==> flow/design.v <==
module FA(inputA, inputB, outputY, Cin, Cout);
 input inputA;
 input inputB;
 input Cin;
 output Cout;
 output outputY;
 wire c1, c2, c3, a1;
 xor g1(a1, inputA, inputB);
 xor g2(outputY, Cin, a1);
 and g3(c1, inputA,inputB);
 and g4(c2, inputA, Cin);
 and g5(c3, inputB, Cin);
 or  g6(Cout, c1, c2, c3);
endmodule  
module FA8(inputA,inputB,outputY,Cin,Co);
 input [7:0]inputA;
 input [7:0]inputB;
 input Cin;
 output Co;
 output [7:0]outputY;
 wire [6:0]Cout;
FA i1(inputA[0], inputB[0], outputY[0], Cin, Cout[0]);
FA i2(inputA[1], inputB[1], outputY[1], Cout[0], Cout[1]);
FA i3(inputA[2], inputB[2], outputY[2], Cout[1], Cout[2]);
FA i4(inputA[3], inputB[3], outputY[3], Cout[2], Cout[3]);
FA i5(inputA[4], inputB[4], outputY[4], Cout[3], Cout[4]);
FA i6(inputA[5], inputB[5], outputY[5], Cout[4], Cout[5]);
FA i7(inputA[6], inputB[6], outputY[6], Cout[5], Cout[6]);
FA i8(inputA[7], inputB[7], outputY[7], Cout[6], Co);
endmodule
module mult8 (out, a, b);
	output [7:0] out;
	input  [7:0] a;
	input  [7:0] b;
        wire  [15:0] out1;
	assign out1 = a * b;
        assign out=out1[11:4];
endmodule
module SigmoidROM(out, add, CS, read);
output[7:0] out;
input[7:0] add;
input CS,read;
reg [7:0] out;
reg [7:0] rom;
always @(*)
begin
case(add)
8'd0: rom = 8'd255;
8'd1: rom = 8'd254;
8'd2: rom = 8'd253;
8'd3: rom = 8'd252;
8'd4: rom = 8'd251;
8'd5: rom = 8'd250;
8'd6: rom = 8'd249;
8'd7: rom = 8'd248;
8'd8: rom = 8'd247;
8'd9: rom = 8'd246;
8'd10: rom = 8'd245;
8'd11: rom = 8'd244;
8'd12: rom = 8'd243;
8'd13: rom = 8'd242;
8'd14: rom = 8'd241;
8'd15: rom = 8'd240;
8'd16: rom = 8'd239;
8'd17: rom = 8'd238;
8'd18: rom = 8'd237;
8'd19: rom = 8'd236;
8'd20: rom = 8'd235;
8'd21: rom = 8'd234;
8'd22: rom = 8'd233;
8'd23: rom = 8'd232;
8'd24: rom = 8'd231;
8'd25: rom = 8'd230;
8'd26: rom = 8'd229;
8'd27: rom = 8'd228;
8'd28: rom = 8'd227;
8'd29: rom = 8'd226;
8'd30: rom = 8'd225;
8'd31: rom = 8'd224;
8'd32: rom = 8'd223;
8'd33: rom = 8'd222;
8'd34: rom = 8'd221;
8'd35: rom = 8'd220;
8'd36: rom = 8'd219;
8'd37: rom = 8'd218;
8'd38: rom = 8'd217;
8'd39: rom = 8'd216;
8'd40: rom = 8'd215;
8'd41: rom = 8'd214;
8'd42: rom = 8'd213;
8'd43: rom = 8'd212;
8'd44: rom = 8'd211;
8'd45: rom = 8'd210;
8'd46: rom = 8'd209;
8'd47: rom = 8'd208;
8'd48: rom = 8'd207;
8'd49: rom = 8'd206;
8'd50: rom = 8'd205;
8'd51: rom = 8'd204;
8'd52: rom = 8'd203;
8'd53: rom = 8'd202;
8'd54: rom = 8'd201;
8'd55: rom = 8'd200;
8'd56: rom = 8'd199;
8'd57: rom = 8'd198;
8'd58: rom = 8'd197;
8'd59: rom = 8'd196;
8'd60: rom = 8'd195;
8'd61: rom = 8'd194;
8'd62: rom = 8'd193;
8'd63: rom = 8'd192;
8'd64: rom = 8'd191;
8'd65: rom = 8'd190;
8'd66: rom = 8'd189;
8'd67: rom = 8'd188;
8'd68: rom = 8'd187;
8'd69: rom = 8'd186;
8'd70: rom = 8'd185;
8'd71: rom = 8'd184;
8'd72: rom = 8'd183;
8'd73: rom = 8'd182;
8'd74: rom = 8'd181;
8'd75: rom = 8'd180;
8'd76: rom = 8'd179;
8'd77: rom = 8'd178;
8'd78: rom = 8'd177;
8'd79: rom = 8'd176;
8'd80: rom = 8'd175;
8'd81: rom = 8'd174;
8'd82: rom = 8'd173;
8'd83: rom = 8'd172;
8'd84: rom = 8'd171;
8'd85: rom = 8'd170;
8'd86: rom = 8'd169;
8'd87: rom = 8'd168;
8'd88: rom = 8'd167;
8'd89: rom = 8'd166;
8'd90: rom = 8'd165;
8'd91: rom = 8'd164;
8'd92: rom = 8'd163;
8'd93: rom = 8'd162;
8'd94: rom = 8'd161;
8'd95: rom = 8'd160;
8'd96: rom = 8'd159;
8'd97: rom = 8'd158;
8'd98: rom = 8'd157;
8'd99: rom = 8'd156;
8'd100: rom = 8'd155;
8'd101: rom = 8'd154;
8'd102: rom = 8'd153;
8'd103: rom = 8'd152;
8'd104: rom = 8'd151;
8'd105: rom = 8'd150;
8'd106: rom = 8'd149;
8'd107: rom = 8'd148;
8'd108: rom = 8'd147;
8'd109: rom = 8'd146;
8'd110: rom = 8'd145;
8'd111: rom = 8'd144;
8'd112: rom = 8'd143;
8'd113: rom = 8'd142;
8'd114: rom = 8'd141;
8'd115: rom = 8'd140;
8'd116: rom = 8'd139;
8'd117: rom = 8'd138;
8'd118: rom = 8'd137;
8'd119: rom = 8'd136;
8'd120: rom = 8'd135;
8'd121: rom = 8'd134;
8'd122: rom = 8'd133;
8'd123: rom = 8'd132;
8'd124: rom = 8'd131;
8'd125: rom = 8'd130;
8'd126: rom = 8'd129;
8'd127: rom = 8'd128;
8'd128: rom = 8'd127;
8'd129: rom = 8'd126;
8'd130: rom = 8'd125;
8'd131: rom = 8'd124;
8'd132: rom = 8'd123;
8'd133: rom = 8'd122;
8'd134: rom = 8'd121;
8'd135: rom = 8'd120;
8'd136: rom = 8'd119;
8'd137: rom = 8'd118;
8'd138: rom = 8'd117;
8'd139: rom = 8'd116;
8'd140: rom = 8'd115;
8'd141: rom = 8'd114;
8'd142: rom = 8'd113;
8'd143: rom = 8'd112;
8'd144: rom = 8'd111;
8'd145: rom = 8'd110;
8'd146: rom = 8'd109;
8'd147: rom = 8'd108;
8'd148: rom = 8'd107;
8'd149: rom = 8'd106;
8'd150: rom = 8'd105;
8'd151: rom = 8'd104;
8'd152: rom = 8'd103;
8'd153: rom = 8'd102;
8'd154: rom = 8'd101;
8'd155: rom = 8'd100;
8'd156: rom = 8'd99;
8'd157: rom = 8'd98;
8'd158: rom = 8'd97;
8'd159: rom = 8'd96;
8'd160: rom = 8'd95;
8'd161: rom = 8'd94;
8'd162: rom = 8'd93;
8'd163: rom = 8'd92;
8'd164: rom = 8'd91;
8'd165: rom = 8'd90;
8'd166: rom = 8'd89;
8'd167: rom = 8'd88;
8'd168: rom = 8'd87;
8'd169: rom = 8'd86;
8'd170: rom = 8'd85;
8'd171: rom = 8'd84;
8'd172: rom = 8'd83;
8'd173: rom = 8'd82;
8'd174: rom = 8'd81;
8'd175: rom = 8'd80;
8'd176: rom = 8'd79;
8'd177: rom = 8'd78;
8'd178: rom = 8'd77;
8'd179: rom = 8'd76;
8'd180: rom = 8'd75;
8'd181: rom = 8'd74;
8'd182: rom = 8'd73;
8'd183: rom = 8'd72;
8'd184: rom = 8'd71;
8'd185: rom = 8'd70;
8'd186: rom = 8'd69;
8'd187: rom = 8'd68;
8'd188: rom = 8'd67;
8'd189: rom = 8'd66;
8'd190: rom = 8'd65;
8'd191: rom = 8'd64;
8'd192: rom = 8'd63;
8'd193: rom = 8'd62;
8'd194: rom = 8'd61;
8'd195: rom = 8'd60;
8'd196: rom = 8'd59;
8'd197: rom = 8'd58;
8'd198: rom = 8'd57;
8'd199: rom = 8'd56;
8'd200: rom = 8'd55;
8'd201: rom = 8'd54;
8'd202: rom = 8'd53;
8'd203: rom = 8'd52;
8'd204: rom = 8'd51;
8'd205: rom = 8'd50;
8'd206: rom = 8'd49;
8'd207: rom = 8'd48;
8'd208: rom = 8'd47;
8'd209: rom = 8'd46;
8'd210: rom = 8'd45;
8'd211: rom = 8'd44;
8'd212: rom = 8'd43;
8'd213: rom = 8'd42;
8'd214: rom = 8'd41;
8'd215: rom = 8'd40;
8'd216: rom = 8'd39;
8'd217: rom = 8'd38;
8'd218: rom = 8'd37;
8'd219: rom = 8'd36;
8'd220: rom = 8'd35;
8'd221: rom = 8'd34;
8'd222: rom = 8'd33;
8'd223: rom = 8'd32;
8'd224: rom = 8'd31;
8'd225: rom = 8'd30;
8'd226: rom = 8'd29;
8'd227: rom = 8'd28;
8'd228: rom = 8'd27;
8'd229: rom = 8'd26;
8'd230: rom = 8'd25;
8'd231: rom = 8'd24;
8'd232: rom = 8'd23;
8'd233: rom = 8'd22;
8'd234: rom = 8'd21;
8'd235: rom = 8'd20;
8'd236: rom = 8'd19;
8'd237: rom = 8'd18;
8'd238: rom = 8'd17;
8'd239: rom = 8'd16;
8'd240: rom = 8'd15;
8'd241: rom = 8'd14;
8'd242: rom = 8'd13;
8'd243: rom = 8'd12;
8'd244: rom = 8'd11;
8'd245: rom = 8'd10;
8'd246: rom = 8'd9;
8'd247: rom = 8'd8;
8'd248: rom = 8'd7;
8'd249: rom = 8'd6;
8'd250: rom = 8'd5;
8'd251: rom = 8'd4;
8'd252: rom = 8'd3;
8'd253: rom = 8'd2;
8'd254: rom = 8'd1;
8'd255: rom = 8'd0;
default: rom = 8'd0;
endcase
end
always @(posedge CS)
begin
if(read==1)
out<=rom;
else
out<=0;
end
endmodule
module LSTM(clk, Of, En, Ci, Cip, In, Ui, Uf, Uk, Uo, Wi, Wk, Wf, Wo, Vo, Bi, Bo, Bf, Bk, PrevH, Cout, Hout);
 input clk, En, Cip; 
 input [7:0] In, Ci, Ui, Uf, Uk;
 input [7:0] Uo, Wi, Wk, Wf, Wo;
 input [7:0] Vo, Bi, Bo, Bf, Bk;
 input [7:0]           PrevH;
 output [7:0] Cout, Hout;
 output Of;
 wire [7:0] m1, m2, m3, m4;
 wire [7:0] m5, m7, m8;
 wire [7:0] m9, m10, m11, m12;
 wire [7:0] m13, m14, m15, m16;
 wire [7:0] i1, f1, k1, o1;
 wire [7:0] It, Ft, Kt, t1;
 wire [10:0] Cin;
 mult8 ins1(m1, In, Wi); 
 mult8 ins2(m2, PrevH, Ui);
 FA8   ins3(m1, m2, m3, Cip, Cin[0]);
 FA8   ins4(m3, Bi, i1,Cin[0], Cin[1]);
 SigmoidROM sg1(It, i1, clk, En);
 mult8 ins5(m4, In, Wf); 
 mult8 ins6(t1, In, Wf);
 FA8   ins7(t1, m4, m5, Cin[1], Cin[2]);
 FA8   ins8(t1, Bi, f1, Cin[2], Cin[3]);
 SigmoidROM sg2(Ft, f1, clk, En);
 mult8 ins9(m7, In, Wk); 
 mult8 ins10(m8, PrevH, Uk);
 FA8   ins11(m7, m8, m9, Cin[3], Cin[4]);
 FA8   ins12(m9, Bk, k1, Cin[4], Cin[5]);
 SigmoidROM sg3(Kt, k1, clk, En);
 FA8   ins13(It, Kt, m10,Cin[5], Cin[6]);
 FA8   ins14(Ft, Ci, m11, Cin[6], Cin[7]);
 FA8   ins15(m10, m11, Cout, Cin[7], Cin[8]);
 mult8 ins16(m12, In, Wo); 
 mult8 ins17(m13, PrevH, Uo);
 mult8 ins18(m14, Ci, Vo);
 FA8   ins19(m12, m13, m15, Cin[8], Cin[9]);
 FA8   ins21(m14, Bo, m16, Cin[9], Cin[10]);
 FA8   ins22(m16, m15, o1, Cin[10], Of);
 SigmoidROM sg4(Hout, o1, clk, En);
 endmodule
--- tool output ---
## Tool chain data of LSTM

Tool output for the design above before and after an edit, in the order of the flow.
"unedited" refers to lines of the RTL above, "edited" to lines of the edited file.
"difference" is "edited" less "unedited", of the values as shown; "relative change" is that difference over "unedited", in percent.
Cell names lack the library's common part.
The mark n/a stands for no value.

| inputs | value |
|---|---|
| design top | LSTM |
| clock port | clk |
| standard-cell library | sky130hd |
| corner | tt_025C_1v80 |

## The edit

The edit as a unified diff against the file above.
A script made this edit. It changes what the design does and was not meant as an optimisation.

```diff
@@ -350,5 +350,8 @@
  mult8 ins18(m14, Ci, Vo);
  FA8   ins19(m12, m13, m15, Cin[8], Cin[9]);
- FA8   ins21(m14, Bo, m16, Cin[9], Cin[10]);
+ wire [7:0] m16_p, m16_n;
+ FA8   ins21(m14, Bo, m16_p, Cin[9], Cin[10]);
+ FA8 ins21_b (~m14, Bo, m16_n, Cin[9], );
+ assign m16 = m16_p ^ m16_n;
  FA8   ins22(m16, m15, o1, Cin[10], Of);
  SigmoidROM sg4(Hout, o1, clk, En);
```

## Word-level counts

Yosys after proc, flatten, opt, wreduce and memory -nomap, before mapping. Enables and synchronous resets that opt folds into registers are not counted as muxes. Memory bits, and registers merged into a memory's read port (data or address), are not among the register bits. Print and check cells are not counted.
Yosys's memory passes give these memory sizes; they may raise the number of words (mostly to a power of two), join words into wider ones and drop unused or constant bits.

Word-level totals:

| what | unedited | edited | difference | relative change (%) |
|---|---|---|---|---|
| flip-flop bits (word level) | 0 | 0 | 0 | n/a |
| bits in read-only memories | 8192 | 8192 | 0 | 0.00 |
| word width x clocked read ports | 32 | 32 | 0 | 0.00 |
| memory cells | 4 | 4 | 0 | 0.00 |
| input port bits | 131 | 131 | 0 | 0.00 |
| output and inout port bits | 17 | 17 | 0 | 0.00 |
| elaborated cells | 656 | 708 | +52 | +7.93 |

Memories:

| what | unedited | edited |
|---|---|---|
| shape (words x width / read and write ports) | 256 x 8 bit 1R0W; 256 x 8 bit 1R0W; 256 x 8 bit 1R0W; 256 x 8 bit 1R0W | 256 x 8 bit 1R0W; 256 x 8 bit 1R0W; 256 x 8 bit 1R0W; 256 x 8 bit 1R0W |

Cells by class:

| what | unedited | edited | difference | relative change (%) |
|---|---|---|---|---|
| multiply operators | 8 | 8 | 0 | 0.00 |
| bitwise logic cells | 640 | 692 | +52 | +8.12 |
| reductions and logical operators | 4 | 4 | 0 | 0.00 |

Operators with widths:

| operator | unedited | edited | difference | relative change (%) |
|---|---|---|---|---|
| AND 1 bit | 272 | 292 | +20 | +7.35 |
| XOR 1 bit | 176 | 192 | +16 | +9.09 |
| bitwise OR 1 bit | 192 | 206 | +14 | +7.29 |
| NOT 8 bit | 0 | 1 | +1 | n/a |
| XOR 8 bit | 0 | 1 | +1 | n/a |
| multiplier 8 x 8 -> 12 bit | 8 | 8 | 0 | 0.00 |
| zero test 1 bit | 4 | 4 | 0 | 0.00 |

## Logic depth

Depth = most cells in a row (Yosys ltp): at word level without a register or memory, in the mapped netlist without a sequential cell, where the memories' decode and read muxes count.

Logic depth:

| what | unedited | edited | difference | relative change (%) |
|---|---|---|---|---|
| depth in word-level cells | 289 | 289 | 0 | 0.00 |
| ABC_AREA | 0 | 0 | n/a | n/a |
| depth in mapped cells | 98 | 101 | +3 | +3.06 |
| depth with buffers taken out | 96 | 99 | +3 | +3.12 |

## Mapped cells and area

The flow's flattened synthesis, as Yosys stat reports it; memories are mapped. The netlist is that of the ABC_AREA named above (0 if unset); the other value can give another one.

Cell types:

| cell type | unedited | edited | difference | relative change (%) |
|---|---|---|---|---|
| fa_1 | 335 | 342 | +7 | +2.09 |
| xor2_1 | 34 | 41 | +7 | +20.59 |
| nand2_1 | 207 | 212 | +5 | +2.42 |
| inv_1 | 397 | 401 | +4 | +1.01 |
| and2_1 | 252 | 249 | -3 | -1.19 |
| a21oi_1 | 24 | 27 | +3 | +12.50 |
| xnor2_1 | 79 | 81 | +2 | +2.53 |
| a311oi_1 | 7 | 5 | -2 | -28.57 |
| o21ai_1 | 7 | 5 | -2 | -28.57 |
| and2_2 | 5 | 7 | +2 | +40.00 |
| o21ai_2 | 1 | 3 | +2 | +200.00 |
| o211a_1 | 0 | 2 | +2 | n/a |
| ha_1 | 160 | 161 | +1 | +0.62 |
| nor2_1 | 32 | 33 | +1 | +3.12 |
| nor2b_1 | 26 | 25 | -1 | -3.85 |
| o21ai_0 | 24 | 25 | +1 | +4.17 |
| a21o_1 | 17 | 16 | -1 | -5.88 |
| a211oi_1 | 9 | 10 | +1 | +11.11 |

Not every row of either side is listed.

Mapped netlist:

| what | unedited | edited | difference | relative change (%) |
|---|---|---|---|---|
| standard cells after synthesis | 1755 | 1781 | +26 | +1.48 |
| cell area after synthesis (um^2) | 15693.8 | 15965.3 | +271.5 | +1.73 |
| sequential part of the area (um^2) | 640.6 | 640.6 | 0.0 | 0.00 |
| mapped flip-flops | 32 | 32 | 0 | 0.00 |
| buffer cells | 49 | 49 | 0 | 0.00 |

The figures by module come from a second, unflattened synthesis with its own total; it is not the netlist above.

Second synthesis, totals:

| what | unedited | edited | difference | relative change (%) |
|---|---|---|---|---|
| cells (unflattened synthesis) | 1861 | 1885 | +24 | +1.29 |
| area (unflattened synthesis) (um^2) | 17807.1 | 18011.0 | +203.9 | +1.15 |

Each row is one instance without its submodules.

Modules, unedited:

| module | instances | cells | area (um^2) |
|---|---|---|---|
| mult8 | 9 | 189 | 1671.6 |
| FA | 96 | 1 | 20.0 |
| SigmoidROM | 4 | 16 | 210.2 |
| FA8 | 12 | 0 | 0.0 |
| LSTM | 1 | 0 | 0.0 |

Modules, edited:

| module | instances | cells | area (um^2) |
|---|---|---|---|
| mult8 | 9 | 189 | 1665.3 |
| FA | 104 | 1 | 20.0 |
| SigmoidROM | 4 | 16 | 210.2 |
| LSTM | 1 | 16 | 100.1 |
| FA8 | 13 | 0 | 0.0 |

## Worst setup path after synthesis

Source: OpenSTA report_checks on the synthesized netlist (no wires, ideal clock, input and output delay 20% of the period each), path of least setup slack; recovery checks are left aside. Register names are those of the netlist, which keeps one name where synthesis merged equal registers.

Timing path after synthesis:

| what | unedited | edited | difference | relative change (%) |
|---|---|---|---|---|
| kind | input to output | input to output | n/a | n/a |
| start point | input port In[5] | input port In[5] | n/a | n/a |
| end point | output port Of | output port Of | n/a | n/a |
| period (ns) | 45.0 | 45.0 | 0.0 | 0.00 |
| external input delay (ns) | 9.000 | 9.000 | 0.000 | 0.00 |
| output delay (ns) | 9.000 | 9.000 | 0.000 | 0.00 |
| time at the first pin (ns) | 9.000 | 9.000 | 0.000 | 0.00 |
| arrival time (ns) | 35.680 | 35.766 | +0.086 | +0.24 |
| required time (ns) | 36.000 | 36.000 | 0.000 | 0.00 |
| setup slack (ns) | 0.320 | 0.234 | -0.086 | n/a |
| path delay (ns) | 26.680 | 26.766 | +0.086 | +0.32 |
| stages on the path | 97 | 99 | +2 | +2.06 |
| synthesis period reached (ns) | 44.68 | 44.766 | +0.086 | +0.19 |

"path delay" is the arrival time less input delay plus setup time.
At an output port there is no setup time.
"stages on the path": output pins that drive a net of the path, with the launching flip-flop's if there is one; two outputs of one cell count as two.
"synthesis period reached" is the clock period less the worst setup slack; recovery checks do not enter. This is arithmetic on one report: input and output delays are still those of the set period (20% each).
Between the ends stands the longest chain of elaborated cells between them, by number of cells; it is not shown to be the way that was timed. Of several equally long chains one is given.
A line is the first line of the expression or statement that the cell stems from. Yosys adds cells for indexed reads and writes and turns some case tables into memories.

| between the ends, after synthesis, unedited | value |
|---|---|
| path through | clkbuf_1 -> clkbuf_1 -> nand2_1 -> fa_1 -> fa_1 -> inv_1 -> fa_1 -> inv_1 -> fa_1 -> inv_1 -> ha_1 -> nand2_1 -> o21ai_0 -> o41ai_1 -> xnor2_1 -> fa_1 -> fa_1 -> fa_1 -> (+61 left out) -> fa_1 -> inv_1 -> fa_1 -> fa_1 -> fa_1 -> fa_1 -> fa_1 -> fa_1 -> fa_1 -> inv_1 -> fa_1 -> fa_1 -> fa_1 -> fa_1 -> fa_1 -> fa_1 -> fa_1 -> inv_1 |
| cells in the longest elaborated chain | 286 |
| elaborated cells between the ends (all ways) | 502 |
| those cells by class | mul (4); logic (498) |

RTL lines, path after synthesis, unedited:

| what | line | RTL |
|---|---|---|
| start: declaration | 317 | `input [7:0] In, Ci, Ui, Uf, Uk;` |
| multiplier 8 x 8 -> 12 bit | 36 | `assign out1 = a * b;` |
| AND 1 bit | 10 | `and g3(c1, inputA,inputB);` |
| bitwise OR 1 bit x2 | 13 | `or  g6(Cout, c1, c2, c3);` |
| AND 1 bit | 11 | `and g4(c2, inputA, Cin);` |
| bitwise OR 1 bit x2 | 13 |  |
| AND 1 bit | 11 |  |
| bitwise OR 1 bit x2 | 13 |  |
| (+265 left out) | n/a |  |
| bitwise OR 1 bit x2 | 13 |  |
| AND 1 bit | 11 |  |
| bitwise OR 1 bit x2 | 13 |  |
| AND 1 bit | 11 |  |
| bitwise OR 1 bit x2 | 13 |  |
| AND 1 bit | 11 |  |
| bitwise OR 1 bit x2 | 13 |  |
| end: declaration | 322 | `output Of;` |

| between the ends, after synthesis, edited | value |
|---|---|
| path through | clkbuf_1 -> clkbuf_1 -> nand2_1 -> fa_1 -> fa_1 -> inv_1 -> fa_1 -> inv_1 -> fa_1 -> inv_1 -> ha_1 -> nand2_1 -> o211a_1 -> a21oi_1 -> xnor2_1 -> fa_1 -> fa_1 -> fa_1 -> (+63 left out) -> fa_1 -> inv_1 -> fa_1 -> fa_1 -> fa_1 -> fa_1 -> fa_1 -> fa_1 -> inv_1 -> fa_1 -> fa_1 -> fa_1 -> fa_1 -> fa_1 -> fa_1 -> fa_1 -> fa_1 -> inv_1 |
| cells in the longest elaborated chain | 286 |
| elaborated cells between the ends (all ways) | 538 |
| those cells by class | mul (4); logic (534) |

RTL lines, path after synthesis, edited:

| what | line | RTL |
|---|---|---|
| start: declaration | 317 | `input [7:0] In, Ci, Ui, Uf, Uk;` |
| multiplier 8 x 8 -> 12 bit | 36 | `assign out1 = a * b;` |
| AND 1 bit | 10 | `and g3(c1, inputA,inputB);` |
| bitwise OR 1 bit x2 | 13 | `or  g6(Cout, c1, c2, c3);` |
| AND 1 bit | 11 | `and g4(c2, inputA, Cin);` |
| bitwise OR 1 bit x2 | 13 |  |
| AND 1 bit | 11 |  |
| bitwise OR 1 bit x2 | 13 |  |
| (+265 left out) | n/a |  |
| bitwise OR 1 bit x2 | 13 |  |
| AND 1 bit | 11 |  |
| bitwise OR 1 bit x2 | 13 |  |
| AND 1 bit | 11 |  |
| bitwise OR 1 bit x2 | 13 |  |
| AND 1 bit | 11 |  |
| bitwise OR 1 bit x2 | 13 |  |
| end: declaration | 322 | `output Of;` |

## Path in the finished layout

Path of least setup slack in the final report of each run of pair A (OpenROAD, finished layout, wires in). Where an end is a register, its clock arrival counts in the times.

Timing path after layout:

| what | unedited | edited | difference | relative change (%) |
|---|---|---|---|---|
| kind | input to output | input to output | n/a | n/a |
| start point | input port Wf[6] | input port In[1] | n/a | n/a |
| end point | output port Of | output port Of | n/a | n/a |
| period (ns) | 44.2 | 44.2 | 0.0 | 0.00 |
| external input delay (ns) | 8.84 | 8.84 | 0.00 | 0.00 |
| output delay (ns) | 8.84 | 8.84 | 0.00 | 0.00 |
| time at the first pin (ns) | 8.84 | 8.84 | 0.00 | 0.00 |
| arrival time (ns) | 34.47 | 34.82 | +0.35 | +1.02 |
| required time (ns) | 35.36 | 35.36 | 0.00 | 0.00 |
| setup slack (ns) | 0.89 | 0.54 | -0.35 | n/a |
| stages on the path | 98 | 99 | +1 | +1.02 |

Between the ends stands the longest chain of elaborated cells between them, by number of cells; it is not shown to be the way that was timed. Of several equally long chains one is given.

| between the ends, after layout, unedited | value |
|---|---|
| path through | dlygate4sd2_1 -> buf_4 -> and2_1 -> fa_1 -> fa_1 -> fa_1 -> inv_1 -> fa_1 -> inv_1 -> ha_1 -> nor2_1 -> o21bai_1 -> o41ai_4 -> xnor2_1 -> buf_4 -> fa_2 -> fa_2 -> fa_2 -> (+62 left out) -> inv_2 -> fa_2 -> fa_2 -> fa_2 -> fa_2 -> fa_2 -> fa_2 -> fa_1 -> inv_1 -> fa_2 -> fa_2 -> fa_2 -> fa_2 -> fa_2 -> fa_2 -> fa_1 -> inv_1 -> buf_2 |
| cells in the longest elaborated chain | 235 |
| elaborated cells between the ends (all ways) | 377 |
| those cells by class | mul (1); logic (376) |

RTL lines, path after layout, unedited:

| what | line | RTL |
|---|---|---|
| start: declaration | 318 | `input [7:0] Uo, Wi, Wk, Wf, Wo;` |
| multiplier 8 x 8 -> 12 bit | 36 | `assign out1 = a * b;` |
| AND 1 bit | 11 | `and g4(c2, inputA, Cin);` |
| bitwise OR 1 bit x2 | 13 | `or  g6(Cout, c1, c2, c3);` |
| AND 1 bit | 11 |  |
| bitwise OR 1 bit x2 | 13 |  |
| AND 1 bit | 11 |  |
| bitwise OR 1 bit x2 | 13 |  |
| (+214 left out) | n/a |  |
| bitwise OR 1 bit x2 | 13 |  |
| AND 1 bit | 11 |  |
| bitwise OR 1 bit x2 | 13 |  |
| AND 1 bit | 11 |  |
| bitwise OR 1 bit x2 | 13 |  |
| AND 1 bit | 11 |  |
| bitwise OR 1 bit x2 | 13 |  |
| end: declaration | 322 | `output Of;` |

| between the ends, after layout, edited | value |
|---|---|
| path through | clkdlybuf4s50_1 -> buf_6 -> and2_4 -> fa_1 -> fa_1 -> fa_1 -> inv_1 -> fa_1 -> inv_1 -> ha_4 -> nand2_1 -> o211a_1 -> a21oi_2 -> xnor2_2 -> fa_2 -> fa_2 -> fa_2 -> fa_2 -> (+63 left out) -> inv_2 -> fa_2 -> fa_2 -> fa_2 -> fa_2 -> fa_2 -> fa_1 -> inv_1 -> fa_2 -> fa_2 -> fa_2 -> fa_2 -> fa_2 -> fa_2 -> fa_2 -> fa_2 -> inv_1 -> buf_2 |
| cells in the longest elaborated chain | 289 |
| elaborated cells between the ends (all ways) | 551 |
| those cells by class | mul (4); logic (547) |

RTL lines, path after layout, edited:

| what | line | RTL |
|---|---|---|
| start: declaration | 317 | `input [7:0] In, Ci, Ui, Uf, Uk;` |
| multiplier 8 x 8 -> 12 bit | 36 | `assign out1 = a * b;` |
| AND 1 bit | 10 | `and g3(c1, inputA,inputB);` |
| bitwise OR 1 bit x2 | 13 | `or  g6(Cout, c1, c2, c3);` |
| AND 1 bit | 11 | `and g4(c2, inputA, Cin);` |
| bitwise OR 1 bit x2 | 13 |  |
| AND 1 bit | 11 |  |
| bitwise OR 1 bit x2 | 13 |  |
| (+268 left out) | n/a |  |
| bitwise OR 1 bit x2 | 13 |  |
| AND 1 bit | 11 |  |
| bitwise OR 1 bit x2 | 13 |  |
| AND 1 bit | 11 |  |
| bitwise OR 1 bit x2 | 13 |  |
| AND 1 bit | 11 |  |
| bitwise OR 1 bit x2 | 13 |  |
| end: declaration | 322 | `output Of;` |

## Measured runs

Runs of the flow (Yosys, OpenROAD) on both versions; the two runs of a pair have the same settings. The constraints put input and output delay at 20% of the set period each and load the outputs with 0.01 pF.

| settings, pair A | value |
|---|---|
| period_ns | 44.2 |
| CAP_MARGIN | 20 |
| CORE_MARGIN | 2 |
| CORE_UTILIZATION | 40 |
| SLEW_MARGIN | 20 |

Final reports, pair A:

| what | unedited | edited | difference | relative change (%) |
|---|---|---|---|---|
| post-synthesis cell area (um^2) | 15693.8 | 15965.3 | +271.5 | +1.73 |
| die size (um^2) | 40834.3 | 41528.3 | +694.0 | +1.70 |
| standard-cell area after routing (um^2) | 18182.4 | 18555.3 | +372.9 | +2.05 |
| utilization of the finished layout (%) | 47.0 | 46.9 | -0.1 | n/a |
| worst setup slack after layout (ns) | 0.892 | 0.544 | -0.348 | n/a |
| setup TNS (ns) | 0.000 | 0.000 | 0.000 | n/a |
| lowest hold slack (ns) | 1.568 | 1.390 | -0.178 | n/a |
| clock period achieved (ns) | 43.308 | 43.656 | +0.348 | +0.80 |

| settings, pair B | value |
|---|---|
| ABC_AREA | 1 |
| CORE_MARGIN | 7 |
| CORE_UTILIZATION | 68 |
| CTS_CLUSTER_DIAMETER | 166 |
| CTS_CLUSTER_SIZE | 83 |
| HOLD_SLACK_MARGIN | 0.27 |
| PLACE_DENSITY_LB_ADDON | 0.14 |
| SETUP_SLACK_MARGIN | 5.0 |
| period_ns | 25.4 |
| CAP_MARGIN | 20 |
| SLEW_MARGIN | 20 |

Final reports, pair B:

| what | unedited | edited | difference | relative change (%) |
|---|---|---|---|---|
| post-synthesis cell area (um^2) | 17072.6 | 17239.0 | +166.4 | +0.97 |
| die size (um^2) | 29739.0 | 30005.2 | +266.2 | +0.90 |
| standard-cell area after routing (um^2) | 20070.5 | 20189.4 | +118.9 | +0.59 |
| utilization of the finished layout (%) | 82.0 | 80.6 | -1.4 | n/a |
| worst setup slack after layout (ns) | -9.508 | -9.649 | -0.141 | n/a |
| setup TNS (ns) | -46.545 | -47.574 | -1.029 | n/a |
| lowest hold slack (ns) | 1.656 | 1.376 | -0.280 | n/a |
| clock period achieved (ns) | 34.908 | 35.049 | +0.141 | +0.40 |

By "clock period achieved" is meant the clock period of the run minus its worst setup slack. This is arithmetic on one report: input and output delays are still those of the set period (20% each).
--- end ---
